==> flow/design.v <==
module booth_sel(
  input [2:0] src,
  output [3:0] sel
);
wire y_add,y,y_sub;
wire sel_negative,sel_double_negative,sel_positive,sel_double_positive;
assign {y_add,y,y_sub} = src;
assign sel_negative =  y_add & (y & ~y_sub | ~y & y_sub);
assign sel_positive = ~y_add & (y & ~y_sub | ~y & y_sub);
assign sel_double_negative =  y_add & ~y & ~y_sub;
assign sel_double_positive = ~y_add &  y &  y_sub;
assign sel={sel_negative,sel_positive,sel_double_negative,sel_double_positive};
endmodule
module booth_result_sel(
  input [3:0] sel,
  input [1:0] src,
  output      p 
);
wire x,x_sub;
wire sel_negative,sel_double_negative,sel_positive,sel_double_positive;
assign {sel_negative,sel_positive,sel_double_negative,sel_double_positive}=sel;
assign {x,x_sub} =src;
assign p = ~(~(sel_negative & ~x) & ~(sel_double_negative & ~x_sub) 
           & ~(sel_positive & x ) & ~(sel_double_positive &  x_sub));
endmodule
module booth_partial
#(
    parameter WIDTH = 34
)
(
  input [2*WIDTH-1:0]  x_src,
  input [2:0] y_src,
  output [2*WIDTH-1:0]   p_result,
  output                cout 
);
wire y_add,y,y_sub;
assign {y_add,y,y_sub} = y_src;
wire [3:0] sel;
wire sel_negative,sel_double_negative,sel_positive,sel_double_positive;
assign {sel_negative,sel_positive,sel_double_negative,sel_double_positive}=sel;
assign cout=sel_negative || sel_double_negative;
booth_sel booth_sel(
    .src    (y_src),
    .sel    (sel)
);
booth_result_sel partial0(.sel (sel), .src ({x_src[0],1'b0}), .p (p_result[0]));
genvar x;
generate for ( x =1;x<WIDTH*2;x=x+1) begin : gen_partial
    booth_result_sel partial(.sel (sel), .src (x_src[x:x-1]), .p (p_result[x]));
end endgenerate
endmodule
module switch_17x68bits(
   input [1155:0] part_group,
      output [1155:0] sw_group
);
wire [67:0] po16,po15,po14,po13,po12,po11,po10,po09,po08,po07,po06,po05,po04,po03,po02,po01,po00;
assign {po16,po15,po14,po13,po12,po11,po10,po09,po08,po07,po06,po05,po04,po03,po02,po01,po00} = part_group;
genvar x;
generate for ( x =0;x<68;x=x+1) begin : gen_switch
    assign sw_group[(x+1)*17-1:x*17] = {po16[x],po15[x],po14[x],po13[x],po12[x],po11[x],po10[x],po09[x],
                                     po08[x],po07[x],po06[x],po05[x],po04[x],po03[x],po02[x],po01[x],po00[x]};
end endgenerate
endmodule
module walloc_17bits(
    input [16:0] src_in,
    input [13:0]  cin,
    output [13:0] cout_group,
    output      cout,s
);
wire [13:0] c;
wire [4:0] first_s;
csa csa0 (.in (src_in[16:14]), .cout (c[4]), .s (first_s[4]) );
csa csa1 (.in (src_in[13:11]), .cout (c[3]), .s (first_s[3]) );
csa csa2 (.in (src_in[10:08]), .cout (c[2]), .s (first_s[2]) );
csa csa3 (.in (src_in[07:05]), .cout (c[1]), .s (first_s[1]) );
csa csa4 (.in (src_in[04:02]), .cout (c[0]), .s (first_s[0]) );
wire [3:0] secnod_s;
csa csa5 (.in ({first_s[4:2]}             ), .cout (c[8]), .s (secnod_s[3]));
csa csa6 (.in ({first_s[1:0],src_in[1]}   ), .cout (c[7]), .s (secnod_s[2]));
csa csa7 (.in ({src_in[0],cin[4:3]}       ), .cout (c[6]), .s (secnod_s[1]));
csa csa8 (.in ({cin[2:0]}                 ), .cout (c[5]), .s (secnod_s[0]));
wire [1:0] thrid_s;
csa csa9 (.in (secnod_s[3:1]          ), .cout (c[10]), .s (thrid_s[1]));
csa csaA (.in ({secnod_s[0],cin[6:5]} ), .cout (c[09]), .s (thrid_s[0]));
wire [1:0] fourth_s;
csa csaB (.in ({thrid_s[1:0],cin[10]} ),  .cout (c[12]), .s (fourth_s[1]));
csa csaC (.in ({cin[9:7]             }),  .cout (c[11]), .s (fourth_s[0]));
wire fifth_s;
csa csaD (.in ({fourth_s[1:0],cin[11]}),  .cout (c[13]), .s (fifth_s));
csa csaE (.in ({fifth_s,cin[13:12]}   ),  .cout (cout),  .s  (s));
assign cout_group = c;
endmodule
module csa(
  input [2:0] in,
  output cout,s
);
wire a,b,cin;
assign a=in[2];
assign b=in[1];
assign cin=in[0];
assign s = a ^ b ^ cin;
assign cout = a & b | b & cin | a & cin;
endmodule
module booth_walloc# (parameter COMPUTER_WIDTH=32,parameter WIDTH =COMPUTER_WIDTH+2)
(
  input               clk           ,
  input               reset         ,
  input  [COMPUTER_WIDTH:0] src1,
  input  [COMPUTER_WIDTH:0] src2,
  input         in_valid,
  output reg    in_ready,
  output reg    out_valid,
  output [COMPUTER_WIDTH*2-1:0] result
);
reg [WIDTH-1:0] multiplier;
reg [WIDTH*2-1:0] multiplicand;
reg first_doing;
wire ready_to_doing;
assign ready_to_doing = in_ready && in_valid;
always@(posedge clk ) begin
      if (reset ) begin
        in_ready <=1'b0;
      end
      else begin
        in_ready<=1'b1;
      end
      if (ready_to_doing) begin
        first_doing<=1'b1;
      end
      else begin
        first_doing <= 1'b0;
      end
      out_valid <= first_doing;
end
always @(posedge clk ) begin
  if (ready_to_doing) begin
    multiplicand <= {{WIDTH{src1[COMPUTER_WIDTH]}},src1};
    multiplier <= {src2[COMPUTER_WIDTH],src2};
  end
end
wire [1155:0] part_group;
wire [16:0]   part_cout;
booth_partial part0 (.x_src (multiplicand), .y_src({multiplier[1:0],1'b0}), 
                        .p_result (part_group[67:0]), .cout(part_cout[0]));
genvar x;
generate for ( x =1;x<17;x=x+1) begin : gen_walloc_partial
booth_partial part (
                    .x_src ({multiplicand[2*WIDTH-1-2*x:0],
                    {2*x{1'b0}}}), 
                    .y_src({multiplier[(x+1)*2-1:x*2-1]}), 
                    .p_result (part_group[(x+1)*68-1:x*68]), .cout(part_cout[x]));
end endgenerate
wire [1155:0] swo_group; 
switch_17x68bits switch (.part_group (part_group), .sw_group (swo_group));
wire [937:0] wt_cout; 
wire [66:0]  wt_c;
wire [67:0]  wt_s;
walloc_17bits walloc00 (.src_in (swo_group[16:0]), .cin({part_cout[13:0]}), 
                    .cout_group (wt_cout[13:0]),  .cout(wt_c[0]), .s (wt_s[0]));
genvar y;
generate for ( y =1;y<67;y=y+1) begin : gen_walloc
walloc_17bits walloc  (.src_in (swo_group[(y+1)*17-1:y*17]), .cin({wt_cout[y*14-1:(y-1)*14]}), 
                    .cout_group (wt_cout[(y+1)*14-1:y*14]),  .cout(wt_c[y]), .s (wt_s[y]));
end endgenerate
walloc_17bits walloc67(.src_in (swo_group[1155:1139]), .cin({wt_cout[937:924]}), 
                    .cout_group (),  .cout(), .s (wt_s[67]));
reg [67:0] wt_s_buf,wt_c_buf;
reg  part_next_highest_bit;
always@(posedge clk ) begin
  if (first_doing) begin
    wt_c_buf <= {wt_c,part_cout[14]};
    wt_s_buf <= {wt_s};
    part_next_highest_bit <= part_cout[15];
  end
end
wire [WIDTH*2-1:0] adder_a;
wire [WIDTH*2-1:0] adder_b;
wire              adder_cin;
wire [WIDTH*2-1:0] adder_result;
wire        adder_cout;
assign adder_a   = wt_c_buf;
assign adder_b   = wt_s_buf;
assign adder_cin = part_next_highest_bit;
assign {adder_cout, adder_result} = adder_a + adder_b + {{WIDTH*2-2{1'b0}},adder_cin};
assign result = adder_result[COMPUTER_WIDTH*2-1:0];
endmodule
==> reports on booth_walloc <==
---- Reports on booth_walloc ----
Each step is given for the RTL above and for the edited RTL.
Lines under "before" count in the file above, lines under "after" in the edited file.
"difference": "after" minus "before" as printed here. "relative change": 100 x difference / "before".
Library cell names are shortened.
A cell with n/a has no value.
set-up
  design top .............................. booth_walloc
  clock port .............................. clk
  standard-cell library ................... sky130hd
  corner .................................. tt_025C_1v80

---- Edit of the RTL ----
Unified diff, file above to edited file.
This change comes from a script, not from a designer. The edited design behaves differently; no optimisation was intended.
begin of diff
@@ -182,5 +182,5 @@
 assign adder_b   = wt_s_buf;
 assign adder_cin = part_next_highest_bit;
-assign {adder_cout, adder_result} = adder_a + adder_b + {{WIDTH*2-2{1'b0}},adder_cin};
+assign {adder_cout, adder_result} = (adder_a | adder_b) + {{WIDTH*2-2{1'b0}},adder_cin};
 assign result = adder_result[COMPUTER_WIDTH*2-1:0];
 endmodule
end of diff

---- Word-level counts ----
Source: Yosys, flattened and elaborated, memories not mapped. Widths are those after wreduce; folded enables and synchronous resets count as part of the registers. Registers that Yosys merges into a memory's read port (data or address) are not register bits. Print and check cells do not count.
cells by class
  item                       before  after   difference  relative change (%)
  add/sub/neg operators      2       1       -1          -50.00
  $mul                       0       0       0           n/a
  divide/modulo/power cells  0       0       0           n/a
  magnitude comparators      0       0       0           n/a
  equal/unequal tests        0       0       0           n/a
  shift operators            0       0       0           n/a
  mux-type cells             2       2       0           0.00
  bitwise logic cells        15,741  15,742  +1          +0.01
  reduce/logical cells       17      17      0           0.00
operator list
  operator      before  after  difference  relative change (%)
  adder 64 bit  1       0      -1          -100.00
  OR 64 bit     0       1      +1          n/a
Unchanged operator kinds not shown: 8.
word-level totals
  item                             before  after  difference  relative change (%)
  bits in registers                198     198    0           0.00
  bits in latches                  0       0      0           n/a
  bits in writable memories        0       0      0           n/a
  memory bits (read-only)          0       0      0           n/a
  clocked read ports x word width  0       0      0           n/a
  memory cells                     0       0      0           n/a
  output and inout port bits       66      66     0           0.00

---- Depth ----
Longest topological path by Yosys (ltp), each cell counted once; first at word level (registers and memories cut), then after technology mapping (sequential cells cut; the memories' decode and read muxes count).
depth
  item                   before  after  difference  relative change (%)
  word-level depth       28      28     0           0.00
  ABC_AREA               0       0      n/a         n/a
  depth in mapped cells  21      20     -1          -4.76

---- Netlist ----
Source: synth_stat.txt of the flow (Yosys; design flattened, memories mapped). It holds for the ABC_AREA given above (unset counts as 0); a run with the other value may have another netlist.
cells by type
  cell      before  after  difference  relative change (%)
  ha_1      76      16     -60         -78.95
  nand2_1   142     94     -48         -33.80
  o22ai_1   3       46     +43         +1,433.33
  clkbuf_1  372     332    -40         -10.75
  a211oi_1  210     172    -38         -18.10
  a21oi_1   91      55     -36         -39.56
  a21o_1    32      0      -32         -100.00
  o21ai_0   293     267    -26         -8.87
  inv_1     657     635    -22         -3.35
  nor2_1    522     504    -18         -3.45
  buf_2     9       24     +15         +166.67
  nand4_1   14      0      -14         -100.00
  a31oi_1   14      1      -13         -92.86
  o21bai_1  13      1      -12         -92.31
  and3_1    10      0      -10         -100.00
  o21ai_1   11      2      -9          -81.82
  nand3_1   14      6      -8          -57.14
  buf_1     68      75     +7          +10.29
Unchanged cell types not shown: 9.
The list need not be complete.
synthesis totals
  item                    before    after     difference  relative change (%)
  mapped cells            4,600     4,261     -339        -7.37
  mapped area (um^2)      42,208.0  40,029.6  -2,178.4    -5.16
  sequential area (um^2)  5,915.7   5,915.7   0.0         0.00
  flip-flops              198       198       0           0.00
  buffer cells            452       432       -20         -4.42
By module: a second synthesis without flattening, with its own total; a netlist apart from the flattened one above.
unflattened totals
  item                                 before    after     difference  relative change (%)
  cells (unflattened synthesis)        6,548     6,259     -289        -4.41
  area (unflattened synthesis) (um^2)  66,560.1  64,266.6  -2,293.5    -3.45
Rows give one instance, submodules left out.
modules, before
  module            instances  cells  area (um^2)  seq. area (um^2)
  booth_result_sel  1,156      3      23.8         0.0
  csa               960        1      20.0         0.0
  booth_walloc      1          760    9,863.2      5,915.7
  switch_17x68bits  1          1,156  8,678.3      0.0
  booth_sel         17         10     67.6         0.0
  booth_partial     17         2      10.0         0.0
  walloc_17bits     64         0      0.0          0.0
modules, after
  module            instances  cells  area (um^2)  seq. area (um^2)
  booth_result_sel  1,156      3      23.8         0.0
  csa               960        1      20.0         0.0
  switch_17x68bits  1          1,156  8,678.3      0.0
  booth_walloc      1          471    7,569.8      5,915.7
  booth_sel         17         10     67.6         0.0
  booth_partial     17         2      10.0         0.0
  walloc_17bits     64         0      0.0          0.0

---- Worst setup path after synthesis ----
OpenSTA on the mapped netlist: ideal clock, no wires. The path of least setup slack (recovery checks aside). Input and output delay are each 20% of the period. Register names are those of the netlist, which keeps one name where synthesis merged equal registers.
timing post-synthesis
  item                               before                    after                     difference  relative change (%)
  path kind                          register to register      register to register      n/a         n/a
  from                               register multiplier[0]    register multiplier[0]    n/a         n/a
  to                                 register (no name shown)  register (no name shown)  n/a         n/a
  period (ns)                        7.5                       7.5                       0.0         0.00
  launch time at the first pin (ns)  0.000                     0.000                     0.000       n/a
  arrival (ns)                       7.433                     7.185                     -0.248      -3.34
  required time (ns)                 7.221                     7.241                     +0.020      +0.28
  setup slack (ns)                   -0.212                    0.056                     +0.268      n/a
  delay of the path (ns)             7.712                     7.444                     -0.268      -3.48
  driving pins on the path           18                        17                        -1          -5.56
  buffers on the path                2                         2                         0           0.00
  synthesis period reached (ns)      7.712                     7.444                     -0.268      -3.48
"delay of the path" is the arrival time less input delay plus setup time.
"driving pins on the path": output pins that drive a net of the path, with the launching flip-flop's if there is one; two outputs of one cell count as two.
"synthesis period reached" = period - worst setup slack (recovery checks aside). The figure is calculated, with input and output delays left at 20% of the set period.
Between the ends stands the longest chain of elaborated cells between them, by number of cells; it is not shown to be the way that was timed. Of several equally long chains one is given.
A line is the first line of the expression or statement that the cell stems from. Yosys adds cells for indexed reads and writes and turns some case tables into memories.
between the ends, post-synthesis, before
  cells stage by stage .................... edfxtp_1 -> clkbuf_1 -> nor2b_1 -> clkbuf_1 -> mux2i_1 -> fa_1 -> fa_1 -> inv_1 -> fa_1 -> inv_1 -> fa_1 -> xor2_1 -> xnor2_1 -> xnor2_1 -> xnor2_1 -> xnor2_1 -> xnor2_1 -> xnor2_1
  cells in the longest elaborated chain ... 21
  elaborated cells between the ends (all ways) .. 127
  those cells by class .................... 127 x logic
ends and longest elaborated chain, post-synthesis, before
  item                            RTL line  source
  from (decl)                     115       reg [WIDTH-1:0] multiplier;
  from (assign)                   138       multiplier <= {src2[COMPUTER_WIDTH],src2};
  inverter 1 bit                  10        assign sel_double_negative =  y_add & ~y & ~y_sub;
  AND 1 bit                       10
  AND 1 bit                       23        assign p = ~(~(sel_negative & ~x) & ~(sel_double_negative & ~x_sub)
  inverter 1 bit                  23
  AND 1 bit (2 in a row)          23
  inverter 1 bit                  23
  AND 1 bit                       102       assign cout = a & b | b & cin | a & cin;
  OR 1 bit (2 in a row)           102
  AND 1 bit                       102
  OR 1 bit (2 in a row)           102
  AND 1 bit                       102
  OR 1 bit (2 in a row)           102
  AND 1 bit                       102
  OR 1 bit (2 in a row)           102
  bitwise XOR 1 bit (2 in a row)  101       assign s = a ^ b ^ cin;
between the ends, post-synthesis, after
  cells stage by stage .................... edfxtp_1 -> buf_2 -> nor2b_1 -> buf_2 -> mux2i_1 -> fa_1 -> fa_1 -> inv_1 -> fa_1 -> inv_1 -> fa_1 -> xnor2_1 -> xnor2_1 -> xnor2_1 -> xnor2_1 -> xnor2_1 -> xnor2_1
  cells in the longest elaborated chain ... 21
  elaborated cells between the ends (all ways) .. 127
  those cells by class .................... 127 x logic
ends and longest elaborated chain, post-synthesis, after
  item                            RTL line  source
  from (decl)                     115       reg [WIDTH-1:0] multiplier;
  from (assign)                   138       multiplier <= {src2[COMPUTER_WIDTH],src2};
  inverter 1 bit                  10        assign sel_double_negative =  y_add & ~y & ~y_sub;
  AND 1 bit                       10
  AND 1 bit                       23        assign p = ~(~(sel_negative & ~x) & ~(sel_double_negative & ~x_sub)
  inverter 1 bit                  23
  AND 1 bit (2 in a row)          23
  inverter 1 bit                  23
  AND 1 bit                       102       assign cout = a & b | b & cin | a & cin;
  OR 1 bit (2 in a row)           102
  AND 1 bit                       102
  OR 1 bit (2 in a row)           102
  AND 1 bit                       102
  OR 1 bit (2 in a row)           102
  AND 1 bit                       102
  OR 1 bit (2 in a row)           102
  bitwise XOR 1 bit (2 in a row)  101       assign s = a ^ b ^ cin;

---- Path in the finished layout ----
From the final timing report of the runs of pair A: the path of least setup slack in the routed layout; clock arrival at registers is part of the times.
timing post-layout
  item                               before                    after                     difference  relative change (%)
  path kind                          register to output        register to register      n/a         n/a
  from                               register (no name shown)  register multiplier[13]   n/a         n/a
  to                                 output result[62]         register (no name shown)  n/a         n/a
  period (ns)                        6.67                      6.67                      0.00        0.00
  launch time at the first pin (ns)  0.53                      0.54                      +0.01       +1.89
  arrival (ns)                       5.05                      6.16                      +1.11       +21.98
  required time (ns)                 5.34                      6.96                      +1.62       +30.34
  setup slack (ns)                   0.28                      0.79                      +0.51       n/a
  driving pins on the path           16                        14                        -2          -12.50
  buffers on the path                2                         2                         0           0.00
Between the ends stands the longest chain of elaborated cells between them, by number of cells; it is not shown to be the way that was timed. Of several equally long chains one is given.
between the ends, post-layout, before
  cells stage by stage .................... edfxtp_1 -> inv_1 -> fa_1 -> inv_1 -> fa_1 -> a211oi_1 -> o21ai_2 -> o2111ai_2 -> a21boi_2 -> a211oi_2 -> buf_4 -> o31ai_4 -> a2111oi_2 -> o41ai_2 -> xor2_1 -> clkdlybuf4s50_1
  cells in the longest elaborated chain ... 2
  elaborated cells between the ends (all ways) .. 2
  RTL lines with such cells ............... 1
  those cells by class .................... 2 x add/sub
ends and longest elaborated chain, post-layout, before
  item                    RTL line  source
  adder 64 bit            184       assign {adder_cout, adder_result} = adder_a + adder_b + {{WIDTH*2-2{1'b0}},adder_cin};
  adder 64 x 1 -> 64 bit  184
  to (decl)               113       output [COMPUTER_WIDTH*2-1:0] result
between the ends, post-layout, after
  cells stage by stage .................... edfxtp_1 -> buf_4 -> xor2_4 -> buf_4 -> a22oi_1 -> o21ai_0 -> fa_1 -> inv_1 -> fa_1 -> fa_1 -> inv_1 -> fa_1 -> fa_1 -> fa_1
  cells in the longest elaborated chain ... 26
  elaborated cells between the ends (all ways) .. 292
  those cells by class .................... 292 x logic
ends and longest elaborated chain, post-layout, after
  item                            RTL line  source
  from (decl)                     115       reg [WIDTH-1:0] multiplier;
  from (assign)                   138       multiplier <= {src2[COMPUTER_WIDTH],src2};
  inverter 1 bit                  8         assign sel_negative =  y_add & (y & ~y_sub | ~y & y_sub);
  AND 1 bit                       8
  OR 1 bit                        8
  AND 1 bit                       8
  AND 1 bit                       23        assign p = ~(~(sel_negative & ~x) & ~(sel_double_negative & ~x_sub)
  inverter 1 bit                  23
  AND 1 bit (3 in a row)          23
  [... 5 more ...]                n/a
  OR 1 bit (2 in a row)           102       assign cout = a & b | b & cin | a & cin;
  AND 1 bit                       102
  OR 1 bit (2 in a row)           102
  bitwise XOR 1 bit (2 in a row)  101       assign s = a ^ b ^ cin;
  AND 1 bit                       102
  OR 1 bit (2 in a row)           102
  bitwise XOR 1 bit (2 in a row)  101

---- Measured runs ----
Runs of the flow (Yosys, OpenROAD) on both versions; the two runs of a pair have the same settings. The constraints put input and output delay at 20% of the set period each and load the outputs with 0.01 pF.
flow settings, pair A
  period_ns ............................... 6.67
  CAP_MARGIN .............................. 20
  CORE_MARGIN ............................. 2
  CORE_UTILIZATION ........................ 40
  SLEW_MARGIN ............................. 20
results, pair A
  item                                                      before     after      difference  relative change (%)
  chip area in the Yosys report (um^2)                      42,208.0   40,029.6   -2,178.4    -5.16
  die outline area (um^2)                                   108,136.0  102,621.0  -5,515.0    -5.10
  area of the standard cells in the finished layout (um^2)  46,159.3   43,850.8   -2,308.5    -5.00
  setup slack of the critical path (ns)                     0.282      0.795      +0.513      n/a
  sum of negative setup slack (ns)                          0.000      0.000      0.000       n/a
  worst-case hold slack (ns)                                0.662      0.686      +0.024      n/a
  total power after layout (W)                              0.023888   0.018365   -0.005523   -23.12
  clock period reached (ns)                                 6.388      5.875      -0.513      -8.03
flow settings, pair B
  CELL_PAD_IN_SITES_DETAIL_PLACEMENT ...... 1
  CELL_PAD_IN_SITES_GLOBAL_PLACEMENT ...... 2
  CORE_UTILIZATION ........................ 32
  CTS_CLUSTER_SIZE ........................ 54
  GPL_TIMING_DRIVEN ....................... 1
  PLACE_DENSITY_LB_ADDON .................. 0.12
  SETUP_SLACK_MARGIN ...................... 0.99
  period_ns ............................... 8.88
  CAP_MARGIN .............................. 20
  CORE_MARGIN ............................. 2
  SLEW_MARGIN ............................. 20
results, pair B
  item                                                      before     after      difference  relative change (%)
  chip area in the Yosys report (um^2)                      42,208.0   40,029.6   -2,178.4    -5.16
  die outline area (um^2)                                   134,821.0  127,939.0  -6,882.0    -5.10
  area of the standard cells in the finished layout (um^2)  45,757.6   43,472.9   -2,284.7    -4.99
  setup slack of the critical path (ns)                     1.714      1.781      +0.067      n/a
  sum of negative setup slack (ns)                          0.000      0.000      0.000       n/a
  worst-case hold slack (ns)                                0.785      0.790      +0.005      n/a
  total power after layout (W)                              0.019324   0.014206   -0.005118   -26.49
  clock period reached (ns)                                 7.166      7.099      -0.067      -0.93
"clock period reached" means the clock period less the worst setup slack. The figure is calculated, with input and output delays left at 20% of the set period.
By "total power after layout" is meant OpenSTA's value without simulated activity: inputs other than the clock are taken to toggle once in ten clock periods, and the tool carries that through the logic.
